==> flow/design.v <==
`timescale 1ns / 1ps
module skin_detection(
    input clk,
    input n_rst,
    input [23:0] i_vid_data,
    input i_vid_hsync,
    input i_vid_vsync,
    input i_vid_VDE,
    input [3:0] sw,
    output reg [23:0] o_vid_data,
    output reg o_vid_hsync,
    output reg o_vid_vsync,
    output reg o_vid_VDE
);
    localparam [7:0] skin_y = 8'd80;
    localparam [7:0] skin_cb_min = 8'd70;  
    localparam [7:0] skin_cb_max = 8'd135;  
    localparam [7:0] skin_cr_min = 8'd120;  
    localparam [7:0] skin_cr_max = 8'd180;   
    reg signed [8:0] y, ytemp;
    reg signed [8:0] cb;
    reg signed [8:0] cr;
    reg signed [8:0] rtemp,gtemp,btemp, rtemp2, gtemp2, btemp2;
    localparam [7:0] r  = 8'd255;
    localparam [7:0] g = 8'd0;
    localparam [7:0] b = 8'd255;
    wire [7:0] red, green, blue;
    assign {red, blue, green} = i_vid_data;
    wire hsync = i_vid_hsync;
    wire vsync = i_vid_vsync;
    wire VDE = i_vid_VDE;
    always @(posedge clk) begin
        if(sw == 4'd1) begin
        ytemp <= 16+ (256*red+green*645+blue*98)/1000;
        cb <= (577*(btemp-ytemp))/1000+128;
        cr <= (713*(rtemp-ytemp))/1000+128;
        y <= ytemp;
        rtemp <= red;
        gtemp <= green;
        btemp <= blue;
        rtemp2 <= rtemp;
        gtemp2 <= gtemp;
        btemp2 <= btemp;
        if(y > skin_y && skin_cb_min < cb && skin_cb_max > cb && skin_cr_min < cr && skin_cr_max > cr) begin
            o_vid_data[23:16] <= rtemp2;
            o_vid_data[15:8] <= btemp2;
            o_vid_data[7:0] <= gtemp2;
        end else begin
            o_vid_data[23:16] <= r;
            o_vid_data[15:8] <= b;
            o_vid_data[7:0] <= g;
        end
        o_vid_hsync <=  hsync;
        o_vid_vsync <=  vsync;
        o_vid_VDE <=  VDE;
    end
    end
endmodule
`timescale 1ns / 1ps
module inversion(
    input clk,
    input n_rst,
    input [23:0] i_vid_data,
    input i_vid_hsync,
    input i_vid_vsync,
    input i_vid_VDE,
    input [3:0] sw,
    output reg [23:0] o_vid_data,
    output reg o_vid_hsync,
    output reg o_vid_vsync,
    output reg o_vid_VDE
);
    wire [7:0] red, green, blue;
    assign {red, green, blue} = i_vid_data;
 always @(posedge clk) begin
        if(sw == 4'd2) begin
            o_vid_data[23:16] <= 255-red;
            o_vid_data[15:8] <= 255-green;
            o_vid_data[7:0] <= 255-blue;
        end
        o_vid_hsync <= i_vid_hsync;
        o_vid_vsync <=  i_vid_vsync;
        o_vid_VDE <=  i_vid_VDE;
        end
endmodule
`timescale 1ns / 1ps
module position(
input clk,
    input n_rst,
    input [23:0] i_vid_data,
    input i_vid_hsync,
    input i_vid_vsync,
    input i_vid_VDE,
    input [3:0] sw,
    output reg [23:0] o_vid_data,
    output reg o_vid_hsync,
    output reg o_vid_vsync,
    output reg o_vid_VDE
);
    wire [7:0] red, green, blue;
    reg [16:0] vcount, hcount;
    reg [16:0] vcount_q, hcount_q;
    assign {red, blue, green} = i_vid_data;
    always @* begin
        hcount = hcount_q;
        vcount = vcount_q;
        if(!n_rst) begin
            hcount = 0;
            vcount = 0;
        end else
            if(i_vid_VDE) begin
        if(hcount_q>=16'd1919) begin
            hcount = 0;
            if(vcount_q>=16'd1079)
                vcount =0;
         else vcount = vcount_q +1;
    end else hcount = hcount_q +1;
    end
    end
    always @(posedge clk) begin
        hcount_q <= hcount;
        vcount_q <= vcount;
    end
    wire [7:0] grey = (3*red)/100 + (59*green)/100 + (11*blue)/100;
     always @(posedge clk) begin
           if(sw == 4'd3) begin
             if (hcount > 200 && hcount < 800) begin
                o_vid_data[23:16] <= grey;
                 o_vid_data[15:8] <= grey; 
                 o_vid_data[7:0] <= grey;         
           end
           else
             o_vid_data <= i_vid_data;
           end
           o_vid_hsync <= i_vid_hsync;
           o_vid_vsync <=  i_vid_vsync;
           o_vid_VDE <=  i_vid_VDE;
           end
endmodule
`timescale 1ns / 1ps
module colour_change #
(
    parameter DATA_WIDTH = 24  
)
(
    input  wire                   clk,
    input  wire                   n_rst,
    input  wire [DATA_WIDTH-1:0] i_vid_data,
    input  wire                  i_vid_hsync,
    input  wire                  i_vid_vsync,
    input  wire                  i_vid_VDE,
    output reg [DATA_WIDTH-1:0] o_vid_data,
    output reg                  o_vid_hsync,
    output reg                  o_vid_vsync,
    output reg                  o_vid_VDE,
    input wire [3:0] btn,
    input wire [3:0] sw,
    output wire [3:0] led 
);
 assign led = 4'd0;
 wire [23:0] out1, out2,out3;
   wire hsync, vsync, vde, hsync2, vsync2, vde2, hsync3, vsync3, vde3;
   always@* begin
       case(sw)
           4'd1:begin o_vid_data=out1;
           o_vid_hsync = hsync;
           o_vid_vsync = vsync;
           o_vid_VDE = vde;
           end
           4'd2: begin 
            o_vid_data=out2;
            o_vid_hsync = hsync2;
            o_vid_vsync = vsync2;
            o_vid_VDE = vde2;
           end
           4'd3: begin 
           o_vid_data=out3;
           o_vid_hsync = hsync3;
           o_vid_vsync = vsync3;
           o_vid_VDE = vde3;
          end
          default: begin
           o_vid_data=i_vid_data;
           o_vid_hsync = i_vid_hsync;
           o_vid_vsync = i_vid_vsync;
           o_vid_VDE = i_vid_VDE;
           end
       endcase
   end
   skin_detection skin(.clk(clk), .n_rst(n_rst), .i_vid_data(i_vid_data), .i_vid_hsync(i_vid_hsync), .i_vid_vsync(i_vid_vsync), .i_vid_VDE(i_vid_VDE), .o_vid_data(out1), .o_vid_hsync(hsync), .o_vid_vsync(vsync), .o_vid_VDE(vde), .sw(sw));
   inversion inverse(.clk(clk), .n_rst(n_rst), .i_vid_data(i_vid_data), .i_vid_hsync(i_vid_hsync), .i_vid_vsync(i_vid_vsync), .i_vid_VDE(i_vid_VDE), .o_vid_data(out2), .o_vid_hsync(hsync2), .o_vid_vsync(vsync2), .o_vid_VDE(vde2), .sw(sw));
   position pos(.clk(clk), .n_rst(n_rst), .i_vid_data(i_vid_data), .i_vid_hsync(i_vid_hsync), .i_vid_vsync(i_vid_vsync), .i_vid_VDE(i_vid_VDE), .o_vid_data(out3), .o_vid_hsync(hsync3), .o_vid_vsync(vsync3), .o_vid_VDE(vde3), .sw(sw));
endmodule
# Reports on colour_change
# Module colour_change before and after one edit of its RTL, step after step.
# "orig" refers to lines of the RTL above, "edited" to lines of the edited file.
# "change" is "edited" less "orig", of the values as shown; "rel_change_pct" is that difference over "orig", in percent.
# Operators carry their Yosys type and port widths (W data, S select, Z words).
# Library cell names are shortened.
# Not given: n/a
# setup
top_module,colour_change
clock_port,clk
lib,sky130hd
lib_corner,tt_025C_1v80

# Edit of the RTL
# The edit as a unified diff against the file above.
# The edit is scripted: it alters the design's behaviour and was not made to optimise anything.
# begin of diff
@@ -125,5 +125,5 @@
      always @(posedge clk) begin
            if(sw == 4'd3) begin
-             if (hcount > 200 && hcount < 800) begin
+             if (hcount > 200 && (hcount != 800)) begin
                 o_vid_data[23:16] <= grey;
                  o_vid_data[15:8] <= grey; 
# end of diff

# Word level
# Source: Yosys, flattened and elaborated, memories not mapped. Widths are those after wreduce; folded enables and synchronous resets count as part of the registers. Registers that Yosys merges into a memory's read port (data or address) are not register bits. Print and check cells do not count. Equal cells are merged and count once.
# word_totals
item,orig,edited,change,rel_change_pct
latchBits,0,0,0,n/a
out_inout_bits,31,31,0,0.00
mem_bits_ro,0,0,0,n/a
reg_bits,179,179,0,0.00
mem_count,0,0,0,n/a
clocked_rd_ports_x_width,0,0,0,n/a
mem_bits_rw,0,0,0,n/a
# classes
item,orig,edited,change,rel_change_pct
n_reduce_logical,6,6,0,0.00
bitwise,0,0,0,n/a
muxes,10,10,0,0.00
add_sub_neg,13,13,0,0.00
div_mod_pow,6,6,0,0.00
n_cmp,8,7,-1,-12.50
multipliers,7,7,0,0.00
shifts,0,0,0,n/a
equal,3,4,1,33.33
# op_table
cell,orig,edited,change,rel_change_pct
$lt A17 B10 Y1 const B,1,0,-1,-100.00
$ne A17 B10 Y1 const B,0,1,1,n/a
# Operator kinds equal on both sides are left out: 30.

# Longest topological paths
# Yosys ltp: most cells in a row. Word level: on the elaborated netlist, between registers, memories and ports. Mapped: between sequential cells and ports; inverters and the memories' decode and read muxes count.
# depth
item,orig,edited,change,rel_change_pct
depth_word,7,7,0,0.00
ABC_AREA,0,0,n/a,n/a
depth_mapped,68,66,-2,-2.94
ltp_nobuf,61,60,-1,-1.64

# Synthesis result
# Yosys stat after the flow's synthesis: flattened, memories mapped to cells. It holds for the ABC_AREA given above (unset counts as 0); a run with the other value may have another netlist.
# by_type
cell,orig,edited,change,rel_change_pct
nand2_1,304,238,-66,-21.71
nor2_1,230,273,43,18.70
a21oi_1,171,205,34,19.88
a21o_1,45,70,25,55.56
a31oi_1,37,60,23,62.16
clkbuf_1,46,68,22,47.83
o21a_1,16,35,19,118.75
a211oi_1,30,48,18,60.00
mux2_2,19,36,17,89.47
nor3_1,58,73,15,25.86
mux2i_1,76,63,-13,-17.11
inv_1,251,239,-12,-4.78
nand4_1,35,24,-11,-31.43
o211ai_1,45,54,9,20.00
o21ai_0,163,155,-8,-4.91
or3_1,24,32,8,33.33
a32oi_1,10,3,-7,-70.00
xor2_1,70,76,6,8.57
# Cell types equal on both sides are left out: 30.
# Not every row of either side is listed.
# mapped
item,orig,edited,change,rel_change_pct
buf_cells,80,102,22,27.50
ff_cells,179,179,0,0.00
area_um2,26120.1,26902.1,782.0,2.99
stdcells,3106,3204,98,3.16
seqArea_um2,5175.0,5175.0,0.0,0.00
# The figures by module come from a second, unflattened synthesis with its own total; it is not the netlist above.
# unflattened
item,orig,edited,change,rel_change_pct
hier_cells,3377,3413,36,1.07
hier_area_um2,28307.1,28593.7,286.6,1.01
# Each row is one instance without its submodules.
# modules_orig
module,n_cells,mod_area_um2,seq_area_um2,n_inst
skin_detection,2285,19070.8,3333.2,1
position,840,6825.3,1121.1,1
colour_change,200,1525.2,0.0,1
inversion,52,885.8,780.7,1
# modules_edited
module,n_cells,mod_area_um2,seq_area_um2,n_inst
skin_detection,2285,19070.8,3333.2,1
position,876,7111.8,1121.1,1
colour_change,200,1525.2,0.0,1
inversion,52,885.8,780.7,1

# Worst setup path after synthesis
# OpenSTA on the mapped netlist: ideal clock, no wires. The path of least setup slack (recovery checks aside). Input and output delay are each 20% of the period. Register names are those of the netlist, which keeps one name where synthesis merged equal registers.
# synth_path
item,orig,edited,change,rel_change_pct
path_kind,input -> register,input -> register,n/a,n/a
startpoint,in i_vid_data[0],in i_vid_data[0],n/a,n/a
endpoint,reg pos.o_vid_data[23],reg pos.o_vid_data[15],n/a,n/a
t_first_pin_ps,4000,4000,0,0.00
stages,56,54,-2,-3.57
setup_ps,254,256,2,n/a
slack_ps,3526,4999,1473,n/a
path_buffers,2,0,-2,-100.00
path_delay_ps,12474,11001,-1473,-11.81
t_arrival_ps,16220,14745,-1475,-9.09
required_ps,19746,19744,-2,-0.01
in_delay_ps,4000,4000,0,0.00
tclk_ps,20000,20000,0,0.00
period_less_setup_slack_ps,16474,15001,-1473,-8.94
# "path_delay_ps" is the arrival time less input delay plus setup time.
# "stages": output pins that drive a net of the path, with the launching flip-flop's if there is one; two outputs of one cell count as two.
# "period_less_setup_slack_ps" = period - worst setup slack (recovery checks aside). The figure is calculated, with input and output delays left at 20% of the set period.
# The rows between start and end are the longest chain of elaborated cells between them; the timing report does not say that the signal goes this way. Where chains are equally long, one stands for them.
# A line is the first line of the expression or statement that the cell stems from. Yosys adds cells for indexed reads and writes and turns some case tables into memories.
# synth_via_orig
cell_sequence,fa_1 -> inv_1 -> fa_1 -> fa_1 -> inv_1 -> ha_1 -> nor2b_1 -> o21ai_0 -> a21oi_1 -> o21ai_0 -> a21boi_1 -> o21ai_0 -> a21oi_1 -> o21ai_0 -> nand3_1 -> a2111o_1 -> a41o_1 -> o31ai_1 -> (+20 left out) -> maj3_1 -> maj3_1 -> mux2i_1 -> o21ai_1 -> xor2_1 -> o2111ai_1 -> fa_1 -> ha_1 -> inv_1 -> fa_1 -> nor2b_1 -> o21ai_0 -> nand2b_1 -> a21o_1 -> a21oi_1 -> xor2_1 -> nand2b_1 -> nand2_1
elab_chain_cells,5
cells_between,5
cone_lines,2
classes_between,add/sub (2); mul (1); div (1); mux (1)
# synth_lines_orig
item,line_no,source
start: declaration,148,"input  wire [DATA_WIDTH-1:0] i_vid_data,"
$mul A6 B8 Y14,124,wire [7:0] grey = (3*red)/100 + (59*green)/100 + (11*blue)/100;
$div A32 B7 Y32,124,
$add A8 B8 Y8 x2,124,
$mux W8,127,if (hcount > 200 && hcount < 800) begin
end: assignment,128,o_vid_data[23:16] <= grey;
end: assignment,133,o_vid_data <= i_vid_data;
end: declaration,95,"output reg [23:0] o_vid_data,"
# synth_via_edited
cell_sequence,fa_1 -> inv_1 -> fa_1 -> fa_1 -> inv_1 -> ha_1 -> a21oi_1 -> o21ai_0 -> a21oi_1 -> o21bai_1 -> a21oi_1 -> o21bai_1 -> a21oi_1 -> xor2_1 -> a31oi_1 -> ha_1 -> nor2b_1 -> a21bo_2 -> (+18 left out) -> a21boi_0 -> a21oi_1 -> nand2_1 -> o21ai_0 -> nand2_1 -> o31a_1 -> fa_1 -> ha_1 -> inv_1 -> fa_1 -> nor2b_1 -> o21ai_0 -> nand2b_1 -> a21o_1 -> a21oi_1 -> xnor2_1 -> nand2b_1 -> nand2_1
elab_chain_cells,5
cells_between,5
cone_lines,2
classes_between,add/sub (2); mul (1); div (1); mux (1)
# synth_lines_edited
item,line_no,source
start: declaration,148,"input  wire [DATA_WIDTH-1:0] i_vid_data,"
$mul A6 B8 Y14,124,wire [7:0] grey = (3*red)/100 + (59*green)/100 + (11*blue)/100;
$div A32 B7 Y32,124,
$add A8 B8 Y8 x2,124,
$mux W8,127,if (hcount > 200 && (hcount != 800)) begin
end: assignment,129,o_vid_data[15:8] <= grey;
end: assignment,133,o_vid_data <= i_vid_data;
end: declaration,95,"output reg [23:0] o_vid_data,"

# Timing after layout
# Path of least setup slack in the final report of each run of pair A (OpenROAD, finished layout, wires in). Where an end is a register, its clock arrival counts in the times.
# The path's times are printed in steps of 10 ps; the period is the one set.
# layout_path
item,orig,edited,change,rel_change_pct
path_kind,register -> register,register -> register,n/a,n/a
startpoint,reg skin.ytemp[0],reg skin.btemp[0],n/a,n/a
endpoint,reg skin.cr[8],reg skin.cb[8],n/a,n/a
stages,62,58,-4,-6.45
required_ps,18260,18280,20,0.11
setup_ps,270,260,-10,n/a
path_buffers,2,0,-2,-100.00
slack_ps,1190,1360,170,n/a
t_arrival_ps,17070,16920,-150,-0.88
t_first_pin_ps,440,450,10,2.27
tclk_ps,18100,18100,0,0.00
# The rows between start and end are the longest chain of elaborated cells between them; the timing report does not say that the signal goes this way. Where chains are equally long, one stands for them.
# layout_via_orig
cell_sequence,edfxtp_1 -> ha_1 -> inv_1 -> fa_1 -> nand2_1 -> nand2_1 -> a21oi_1 -> o21bai_1 -> a21oi_1 -> o21bai_1 -> a21oi_1 -> xor2_1 -> buf_4 -> inv_1 -> fa_1 -> xnor2_1 -> ha_1 -> inv_1 -> (+26 left out) -> a211oi_2 -> o41ai_2 -> mux2i_4 -> o211ai_1 -> o31a_1 -> o221ai_1 -> nand3_1 -> mux2_4 -> a222oi_1 -> a41oi_1 -> a21oi_2 -> inv_1 -> ha_1 -> nand2_1 -> nand3_1 -> nand2_1 -> o22ai_2 -> xnor2_1
elab_chain_cells,4
cells_between,4
cone_lines,1
classes_between,add/sub (2); mul (1); div (1)
# layout_lines_orig
item,line_no,source
start: declaration,20,"reg signed [8:0] y, ytemp;"
start: assignment,34,ytemp <= 16+ (256*red+green*645+blue*98)/1000;
$sub A9 B9 Y10,36,cr <= (713*(rtemp-ytemp))/1000+128;
$mul A11 B32 Y32,36,
$div A32 B11 Y32,36,
$add A9 B9 Y9,36,
end: assignment,36,
end: declaration,22,reg signed [8:0] cr;
# layout_via_edited
cell_sequence,edfxtp_1 -> inv_1 -> ha_1 -> inv_1 -> fa_1 -> a21o_1 -> a21oi_1 -> nor2b_1 -> o21ai_0 -> nand2b_1 -> a21oi_1 -> o21bai_1 -> xnor2_1 -> ha_1 -> fa_1 -> ha_1 -> ha_1 -> ha_1 -> (+22 left out) -> xnor2_2 -> mux2_2 -> o221ai_1 -> and2_1 -> a311oi_4 -> nor2_4 -> a21o_1 -> o211ai_1 -> a211oi_1 -> a32oi_1 -> a2111oi_4 -> nand2b_1 -> inv_1 -> ha_1 -> o211ai_1 -> o22a_1 -> o31ai_2 -> xor2_1
elab_chain_cells,4
cells_between,4
cone_lines,1
classes_between,add/sub (2); mul (1); div (1)
# layout_lines_edited
item,line_no,source
start: declaration,23,"reg signed [8:0] rtemp,gtemp,btemp, rtemp2, gtemp2, btemp2;"
start: assignment,40,btemp <= blue;
$sub A9 B9 Y10,35,cb <= (577*(btemp-ytemp))/1000+128;
$mul A11 B32 Y32,35,
$div A32 B11 Y32,35,
$add A9 B9 Y9,35,
end: assignment,35,
end: declaration,21,reg signed [8:0] cb;

# Measured runs
# Runs of the flow (Yosys, OpenROAD) on both versions; the two runs of a pair have the same settings. The constraints put input and output delay at 20% of the set period each and load the outputs with 0.01 pF.
# settings_pair_A
CORE_UTILIZATION,40
period_ns,18.1
CAP_MARGIN,20
CORE_MARGIN,2
SLEW_MARGIN,20
# measured_pair_A
item,orig,edited,change,rel_change_pct
worstSetupSlack_ps,1186,1363,177,n/a
final_cell_area_um2,28298.4,29100.4,802.0,2.83
final_hold_ws_ps,422,424,2,n/a
yosys_chip_area_um2,26120.1,26902.1,782.0,2.99
design.die.area_um2,67361.0,69345.3,1984.3,2.95
# settings_pair_B
CAP_MARGIN,40
CORE_UTILIZATION,57
PLACE_DENSITY_LB_ADDON,0.15
SETUP_SLACK_MARGIN,4.73
SLEW_MARGIN,40
TNS_END_PERCENT,20
period_ns,23.6
CORE_MARGIN,2
# measured_pair_B
item,orig,edited,change,rel_change_pct
worstSetupSlack_ps,5390,5625,235,n/a
final_cell_area_um2,27965.6,28786.4,820.8,2.94
final_hold_ws_ps,416,422,6,n/a
yosys_chip_area_um2,26120.1,26902.1,782.0,2.99
design.die.area_um2,47552.3,48949.4,1397.1,2.94
